==> flow/design.v <==
module tpumac
    #(parameter BITS_AB=8,
    parameter BITS_C=16)
    (
    input clk, rst_n, WrEn, en,
    input signed [BITS_AB-1:0] Ain,
    input signed [BITS_AB-1:0] Bin,
    input signed [BITS_C-1:0] Cin,
    output reg signed [BITS_AB-1:0] Aout,
    output reg signed [BITS_AB-1:0] Bout,
    output reg signed [BITS_C-1:0] Cout
    );
    logic signed [BITS_C-1:0] AxB, CPAB;
    always_ff @(posedge clk, negedge rst_n) begin
        if (!rst_n) begin
            Aout <= 0;
            Bout <= 0;
        end else if (en) begin
            Aout <= Ain;
            Bout <= Bin;
        end
    end
    always_ff @(posedge clk, negedge rst_n) begin
        if (!rst_n) begin
            Cout <= 0;
        end else if (WrEn) begin
            Cout <= Cin;
        end else if (en) begin
            Cout <= CPAB;
        end 
    end
    always_comb begin
        AxB = Ain * Bin;
        CPAB = AxB + Cout;
    end
endmodule
module systolic_array
#(
parameter BITS = 8,
parameter DIM = 32
)
(
input clk,rst_n,en,
input [DIM-1:0][BITS-1:0] A,
input [DIM-1:0][BITS-1:0] B,
output [DIM-1:0][DIM-1:0][BITS*2-1:0] Cout
);
logic [DIM-1:0][DIM-1:0][BITS-1:0] MACAin, MACBin, MACAout, MACBout;
logic [DIM-1:0][DIM-1:0][BITS*2-1:0] MACCout;
assign Cout = MACCout;
genvar gi, gj;
generate
    for (gi = 0 ; gi < DIM ; gi++) begin : row
        for (gj = 0 ; gj < DIM ; gj++) begin : col
            tpumac #(.BITS_AB(BITS), .BITS_C(BITS*2)) iDUT (
                .clk(clk), .rst_n(rst_n), .WrEn(1'b0), .en(en),
                .Ain(MACAin[gi][gj]), .Bin(MACBin[gi][gj]), .Cin({(BITS*2){1'b0}}),
                .Aout(MACAout[gi][gj]), .Bout(MACBout[gi][gj]), .Cout(MACCout[gi][gj])
            );
        end
    end
endgenerate
always_comb begin : ABCManager
    for (int i = 0 ; i < DIM ; i++) begin
        MACAin[i][0] = A[i];
        MACBin[0][i] = B[i];
    end
    for (int i = 0 ; i < DIM ; i++) begin
        for (int j = 1 ; j < DIM ; j++) begin
            MACAin[i][j] = MACAout[i][j-1];
        end
    end
    for (int i = 1 ; i < DIM ; i++) begin
        for (int j = 0 ; j < DIM ; j++) begin
            MACBin[i][j] = MACBout[i-1][j]; 
        end
    end
end
endmodule
module layoutA
#(
    parameter BITS = 8,  
    parameter DIM = 32  
)
(
    input [DIM-1:0][DIM-1:0][BITS-1:0] INA,
    input [$clog2(DIM):0] m, n, 
    output logic [DIM-1:0][DIM*2-2:0][BITS-1:0] OUTA
);
always_comb begin : ConnectionsA
    for (int row = 0 ; row < DIM ; row++) begin
        for (int col = 0 ; col < DIM*2-1 ; col++) begin
            if (col >= DIM*2-1-n-row && col <= DIM*2-2-row && row < m) begin
                OUTA[row][col] = INA[row][DIM*2-2-col-row];
            end else begin
                OUTA[row][col] = 0;
            end
        end
    end
end
endmodule
module layoutB
#(
    parameter BITS = 8,  
    parameter DIM = 32  
)
(
    input [DIM-1:0][DIM-1:0][BITS-1:0] INB,
    input [$clog2(DIM):0] n, p, 
    output logic [DIM*2-2:0][DIM-1:0][BITS-1:0] OUTB
);
always_comb begin : ConnectionsB
    for (int row = 0 ; row < DIM ; row++) begin
        for (int col = 0 ; col < DIM*2-1 ; col++) begin
            if (col >= DIM*2-1-n-row && col <= DIM*2-2-row && row < p) begin
                OUTB[col][row] = INB[DIM*2-2-col-row][row];
            end else begin
                OUTB[col][row] = 0;
            end
        end
    end
end
endmodule
module MATMUL 
#(
    parameter BITS = 8,  
    parameter DIM = 32  
)
(
    input clk, rst_n, en,
    input [$clog2(DIM):0] m, n, p,
    input [DIM-1:0][DIM-1:0][BITS-1:0] matrixDataA,
    input [DIM-1:0][DIM-1:0][BITS-1:0] matrixDataB,
    output logic [DIM-1:0][DIM-1:0][BITS-1:0] dataOut,
    output logic done
);
logic [$clog2(DIM*4):0] count;
logic [DIM-1:0][BITS-1:0] Ain, Bin;
logic [DIM-1:0][DIM-1:0][BITS*2-1:0] Cout;
logic [DIM-1:0][DIM*2-2:0][BITS-1:0] OUTA;
logic [DIM*2-2:0][DIM-1:0][BITS-1:0] OUTB;
layoutA #(.BITS(BITS), .DIM(DIM))
LayoutADUT (.INA(matrixDataA),.m(m),.n(n),.OUTA(OUTA));
layoutB #(.BITS(BITS), .DIM(DIM))
LayoutBDUT (.INB(matrixDataB),.n(n),.p(p),.OUTB(OUTB));
systolic_array #(.BITS(BITS), .DIM(DIM))
SysArrayDUT (.clk(clk), .rst_n(rst_n), .en(en), .A(Ain), .B(Bin), .Cout(Cout));
always @(posedge clk, negedge rst_n) begin
    if (!rst_n) begin
        count <= 0;
    end else if (done) begin
        count <= 0;
    end else if (en == 1) begin
        count <= count + 1;
    end
end
always_comb begin : DataFeeder
    for (int i = 0 ; i < DIM ; i++) begin
        if (count <= DIM*2-2) begin
            Ain[i] = OUTA[i][DIM*2-2-count];
            Bin[i] = OUTB[DIM*2-2-count][i];
        end else begin
            Ain[i] = 0;
            Bin[i] = 0;
        end
    end
    for (int i = 0 ; i < DIM ; i++) begin
        for (int j = 0 ; j < DIM ; j++) begin
            dataOut[i][j] = Cout[i][j] >> BITS;  
        end
    end
end
always_comb begin : howdone
    done = count == m+n+p-2 ? 1 : 0;
end
endmodule
module matmul_top
#(
    parameter BITS = 8,
    parameter DIM = 4
)
(
    input clk, rst_n, en,
    input [$clog2(DIM):0] m, n, p,
    input [DIM*DIM*BITS-1:0] mat_a,
    input [DIM*DIM*BITS-1:0] mat_b,
    output [DIM*DIM*BITS-1:0] mat_c,
    output done
);
MATMUL #(.BITS(BITS), .DIM(DIM)) u_matmul (
    .clk(clk), .rst_n(rst_n), .en(en),
    .m(m), .n(n), .p(p),
    .matrixDataA(mat_a), .matrixDataB(mat_b),
    .dataOut(mat_c), .done(done)
);
endmodule
Reports on matmul_top
What the tools print for matmul_top, step after step.
Lines are those of the file above, counted from 1.
Operators: Yosys type, input widths -> output width; for muxes data width and select width s.
Library cell names are shortened.
The mark -- stands for no value.
- design top: matmul_top
- clock port: clk
- cell library: sky130hd
- library corner: tt_025C_1v80

Elaborated design
Yosys after proc, flatten, opt, wreduce and memory -nomap, before mapping. Memory bits, and registers merged into a memory's read port (data or address), are not among the register bits. Print and check cells are not counted. Equal cells are merged and count once.
- bits in registers: 453
- noted input bits: 268
- output and inout port bits: 129
- cells after elaboration at 228
- add/sub/neg operators: 31
- noted multiply operators: 16
- noted $lt $le $gt $ge: 31
- equality and inequality tests at 1
- shift operators: 8
- mux-type cells at 55
- reductions and logical operators at 45
- operator list (cell ; count):
    $mul 8x8->16 ; 16
    $shiftx 224x32->8 ; 6
    $mux 8 ; 52
    $ge 1x32->1 const A ; 8
    $add 16x16->16 ; 16
    $ge 2x32->1 const A ; 8
    $shiftx 224x11->8 ; 1
    $shiftx 224x9->8 ; 1
    $ge 3x32->1 const A ; 6
    $sub 32x2->32 const B ; 2
    $add 32x5->32 const B ; 2
    $logic_and 1x1->1 ; 44
    $sub 32x1->32 const B ; 1
    $eq 5x32->1 ; 1
    $add 7x32->32 const A ; 1
    $add 8x32->32 const A ; 1
    $lt 1x3->1 const A ; 4
    $add 11x5->12 const B ; 1
    $lt 2x3->1 const A ; 4
    $add 7x9->10 const A ; 1
    $mux 5 ; 2
    $sub 3x5->6 const A ; 1
    $sub 5x2->6 const B ; 1
    $add 4x3->5 ; 1
    $add 5x1->5 const B ; 1
    $le 5x3->1 const B ; 1
    $add 3x3->4 ; 1
    $sub 3x3->4 const A ; 1
Other operator kinds: 2; their cells: 2.

Depth
Longest topological path by Yosys (ltp), each cell counted once; first at word level (registers and memories cut), then after technology mapping (sequential cells cut; the memories' decode and read muxes count).
- depth in word-level cells at 9
- ABC_AREA: 0
- noted mapped depth: 38
- depth with buffers taken out at 29

Mapped cells and area
Source: synth_stat.txt of the flow (Yosys; design flattened, memories mapped). It holds for the ABC_AREA given above (unset counts as 0); a run with the other value may have another netlist.
- standard cells after synthesis at 7896
- mapped area at 74116.1 um^2
- flip-flop cells: 453
- cells by type (cell type ; count):
    fa_1 ; 1141
    dfrtp_1 ; 453
    ha_1 ; 615
    inv_1 ; 1373
    mux2_2 ; 238
    nand2_1 ; 687
    and2_1 ; 398
    xnor2_1 ; 265
    a21oi_1 ; 253
    o21ai_0 ; 254
    clkbuf_1 ; 263
    buf_4 ; 131
    nand3_1 ; 171
    nor2_1 ; 203
    nand2b_1 ; 112
    and3_1 ; 85
    nor2b_1 ; 76
    nor3_1 ; 91
Not listed: further types 89, cells in them 1087.
The figures by module come from a second, unflattened synthesis with its own total; it is not the netlist above.
- noted cells (unflattened synthesis): 8013
- noted area total of the unflattened synthesis: 80425.9 um^2
Each row is one instance without its submodules.
- by module (module ; times used ; cells ; area (um^2) ; seq. area (um^2)):
    tpumac ; 16 ; 404 ; 4197.8 ; 800.8
    MATMUL ; 1 ; 977 ; 9305.2 ; 125.1
    layoutB ; 1 ; 281 ; 1978.1 ; 0.0
    layoutA ; 1 ; 290 ; 1974.4 ; 0.0
    systolic_array ; 1 ; 1 ; 3.8 ; 0.0
    matmul_top ; 1 ; 0 ; 0.0 ; 0.0

Path before layout
OpenSTA on the mapped netlist: ideal clock, no wires. The path of least setup slack (recovery checks aside). Input and output delay are each 20% of the period. Register names are those of the netlist, which keeps one name where synthesis merged equal registers.
- path kind: input -> register
- start point: input n[2]
- end point: register u_matmul.SysArrayDUT.row[0].col[0].iDUT.Cout[12]
- noted clock period: 11.0 ns
- input delay at 2.200 ns
- noted arrival time: 9.940 ns
- required time at 10.905 ns
- slack: 0.965 ns
- noted delay of the path: 7.835 ns
- stages: 28
- path buffers: 4
- synthesis period reached at 10.035 ns
"delay of the path" = arrival - input delay + setup time.
"stages": output pins that drive a net of the path, with the launching flip-flop's if there is one; two outputs of one cell count as two.
"synthesis period reached" is the clock period less the worst setup slack; recovery checks do not enter. This is arithmetic on one report: input and output delays are still those of the set period (20% each).
At most two assigning lines are given for a register; there are more.
- cells stage by stage: buf_2 buf_2 buf_2 buf_1 inv_1 ha_1 nand3b_1 or4b_2 a21oi_1 o21a_1 a2111oi_4 nor4_1 inv_1 fa_1 fa_1 inv_1 fa_1 fa_1 inv_1 fa_1 inv_1 ha_1 o21ai_0 a21boi_0 o311a_1 o21a_1 o21a_1 o31ai_1
- RTL lines, path post-synthesis (element ; line ; source):
    from (decl) ; 184 ; input [$clog2(DIM):0] m, n, p,
    to (assign) ; 25 ; Cout <= 0;
    to (assign) ; 27 ; Cout <= Cin;
    to (decl) ; 11 ; output reg signed [BITS_C-1:0] Cout
No chain of elaborated cells between the ends is given.

Worst path after layout
From the final timing report of flow run 1: the path of least setup slack in the routed layout; clock arrival at registers is part of the times.
- path kind: register -> register
- start point: register u_matmul.count[1]
- end point: register u_matmul.SysArrayDUT.row[2].col[0].iDUT.Cout[14]
- noted clock period: 11.0 ns
- noted arrival time: 11.66 ns
- required time at 11.55 ns
- slack: -0.11 ns
- stages: 29
- path buffers: 4
The rows between start and end are the longest chain of elaborated cells between them; the timing report does not say that the signal goes this way. Where chains are equally long, one stands for them.
Each line given opens the expression or statement behind the cell; cells for indexed reads and writes are added by Yosys, which also makes memories of some case tables.
At most two assigning lines are given for a register; there are more.
- cells stage by stage: dfrtp_1 ha_1 xnor2_1 inv_1 clkbuf_1 clkbuf_2 ha_1 clkbuf_1 clkdlybuf4s15_1 a221oi_1 o31ai_1 o22ai_4 nand3_1 fa_1 inv_1 fa_1 inv_1 fa_1 inv_1 fa_1 ha_1 ha_1 a21o_1 a21o_1 a211oi_1 o21bai_1 a31oi_1 mux2i_1 a211o_1
- noted cells in the longest elaborated chain: 6
- RTL lines, path after layout (element ; line ; source):
    from (decl) ; 137 ; logic [$clog2(DIM*4):0] count;
    from (assign) ; 150 ; count <= 0;
    from (assign) ; 154 ; count <= count + 1;
    $sub 3x5->6 ; 160 ; Ain[i] = OUTA[i][DIM*2-2-count];
    $add 7x32->32 ; 160 ;
    $shiftx 224x32->8 ; 160 ;
    $mux 8 ; 159 ; if (count <= DIM*2-2) begin
    $mul 8x8->16 ; 33 ; AxB = Ain * Bin;
    $add 16x16->16 ; 34 ; CPAB = AxB + Cout;
    to (assign) ; 27 ; Cout <= Cin;
    to (assign) ; 29 ; Cout <= CPAB;
    to (decl) ; 11 ; output reg signed [BITS_C-1:0] Cout

Ticket comment

Top module matmul_top; platform sky130hd; tools Yosys and OpenROAD; 6 stored runs in no particular order. Input and output delays are each 20% of the period that was set; the output load is 0.01 pF.
"achieved period" means the clock period less the worst setup slack. The figure is calculated, with input and output delays left at 20% of the set period.
"critical setup path time": the worst setup path's part of the clock period (all of it between registers, 20% less for each end at a port) less its slack. A launch clock that arrives late makes it longer, a capture clock that arrives late makes it shorter.
"overall power" rests on the timing tool's default activity at the inputs, not on a simulated workload.

Flow run 1
Settings were CORE_MARGIN = 6; CORE_UTILIZATION = 17; GPL_TIMING_DRIVEN = 0; HOLD_SLACK_MARGIN = -0.09; TNS_END_PERCENT = 90; period_ns = 11.0; CAP_MARGIN = 20; SLEW_MARGIN = 20
- chip area in the Yosys report at 74,116.1 um^2
- area inside the die boundary at 451,967.0 um^2
- standard-cell area after layout at 89,270.6 um^2
- worst setup slack after layout at -0.109 ns
- total negative setup slack at -0.177 ns
- worst hold slack in the final report at 0.480 ns
- overall power: 27.525 mW
- achieved period: 11.109 ns
- noted the critical setup path time: 11.11 ns
- worst setup path type: register -> register

Flow run 2
Settings were ABC_AREA = 1; CELL_PAD_IN_SITES_DETAIL_PLACEMENT = 0; CORE_UTILIZATION = 62; CTS_CLUSTER_SIZE = 41; GPL_ROUTABILITY_DRIVEN = 0; PLACE_DENSITY_LB_ADDON = 0.23; SLEW_MARGIN = 10; period_ns = 8.89; CAP_MARGIN = 20; CORE_MARGIN = 2
- chip area in the Yosys report at 73,137.6 um^2
- area inside the die boundary at 120,728.0 um^2
- standard-cell area after layout at 80,527.2 um^2
- worst setup slack after layout at 0.383 ns
- total negative setup slack at 0.000 ns
- worst hold slack in the final report at 0.480 ns
- overall power: 29.798 mW
- achieved period: 8.507 ns
- noted the critical setup path time: 8.51 ns
- worst setup path type: register -> register

Flow run 3
Settings were CAP_MARGIN = 35; CELL_PAD_IN_SITES_DETAIL_PLACEMENT = 2; CORE_ASPECT_RATIO = 1.82; CORE_MARGIN = 9; CORE_UTILIZATION = 60; CTS_CLUSTER_DIAMETER = 280; GPL_ROUTABILITY_DRIVEN = 1; HOLD_SLACK_MARGIN = -0.02; PLACE_DENSITY_LB_ADDON = 0.21; SETUP_SLACK_MARGIN = -0.31; TNS_END_PERCENT = 90; period_ns = 6.83; SLEW_MARGIN = 20
- unfinished; error DPL-0033 in placement

Flow run 4
Settings were CORE_MARGIN = 6; CORE_UTILIZATION = 17; period_ns = 11.0; CAP_MARGIN = 20; SLEW_MARGIN = 20
- chip area in the Yosys report at 74,116.1 um^2
- area inside the die boundary at 451,967.0 um^2
- standard-cell area after layout at 86,608.1 um^2
- worst setup slack after layout at 0.982 ns
- total negative setup slack at 0.000 ns
- worst hold slack in the final report at 0.511 ns
- overall power: 25.354 mW
- achieved period: 10.018 ns
- noted the critical setup path time: 7.82 ns
- worst setup path type: input -> register

Flow run 5
Settings were ABC_AREA = 0; CAP_MARGIN = 5; CELL_PAD_IN_SITES_GLOBAL_PLACEMENT = 1; CORE_ASPECT_RATIO = 1.0; CORE_UTILIZATION = 58; CTS_CLUSTER_SIZE = 66; GPL_TIMING_DRIVEN = 0; MIN_ROUTING_LAYER = met1; PLACE_DENSITY_LB_ADDON = 0.04; SLEW_MARGIN = 35; period_ns = 12.6; CORE_MARGIN = 2
- chip area in the Yosys report at 74,116.1 um^2
- area inside the die boundary at 130,661.0 um^2
- standard-cell area after layout at 83,472.6 um^2
- worst setup slack after layout at -0.027 ns
- total negative setup slack at -0.027 ns
- worst hold slack in the final report at 0.479 ns
- overall power: 23.116 mW
- achieved period: 12.627 ns
- noted the critical setup path time: 10.11 ns
- worst setup path type: input -> register

Flow run 6
Settings were ABC_AREA = 1; CELL_PAD_IN_SITES_DETAIL_PLACEMENT = 0; CORE_UTILIZATION = 22; GPL_ROUTABILITY_DRIVEN = 0; PLACE_DENSITY_LB_ADDON = 0.23; SETUP_SLACK_MARGIN = -0.11; period_ns = 8.89; CAP_MARGIN = 20; CORE_MARGIN = 2; SLEW_MARGIN = 20
- chip area in the Yosys report at 73,137.6 um^2
- area inside the die boundary at 337,073.0 um^2
- standard-cell area after layout at 86,301.5 um^2
- worst setup slack after layout at 0.591 ns
- total negative setup slack at 0.000 ns
- worst hold slack in the final report at 0.479 ns
- overall power: 31.543 mW
- achieved period: 8.299 ns
- noted the critical setup path time: 6.52 ns
- worst setup path type: input -> register
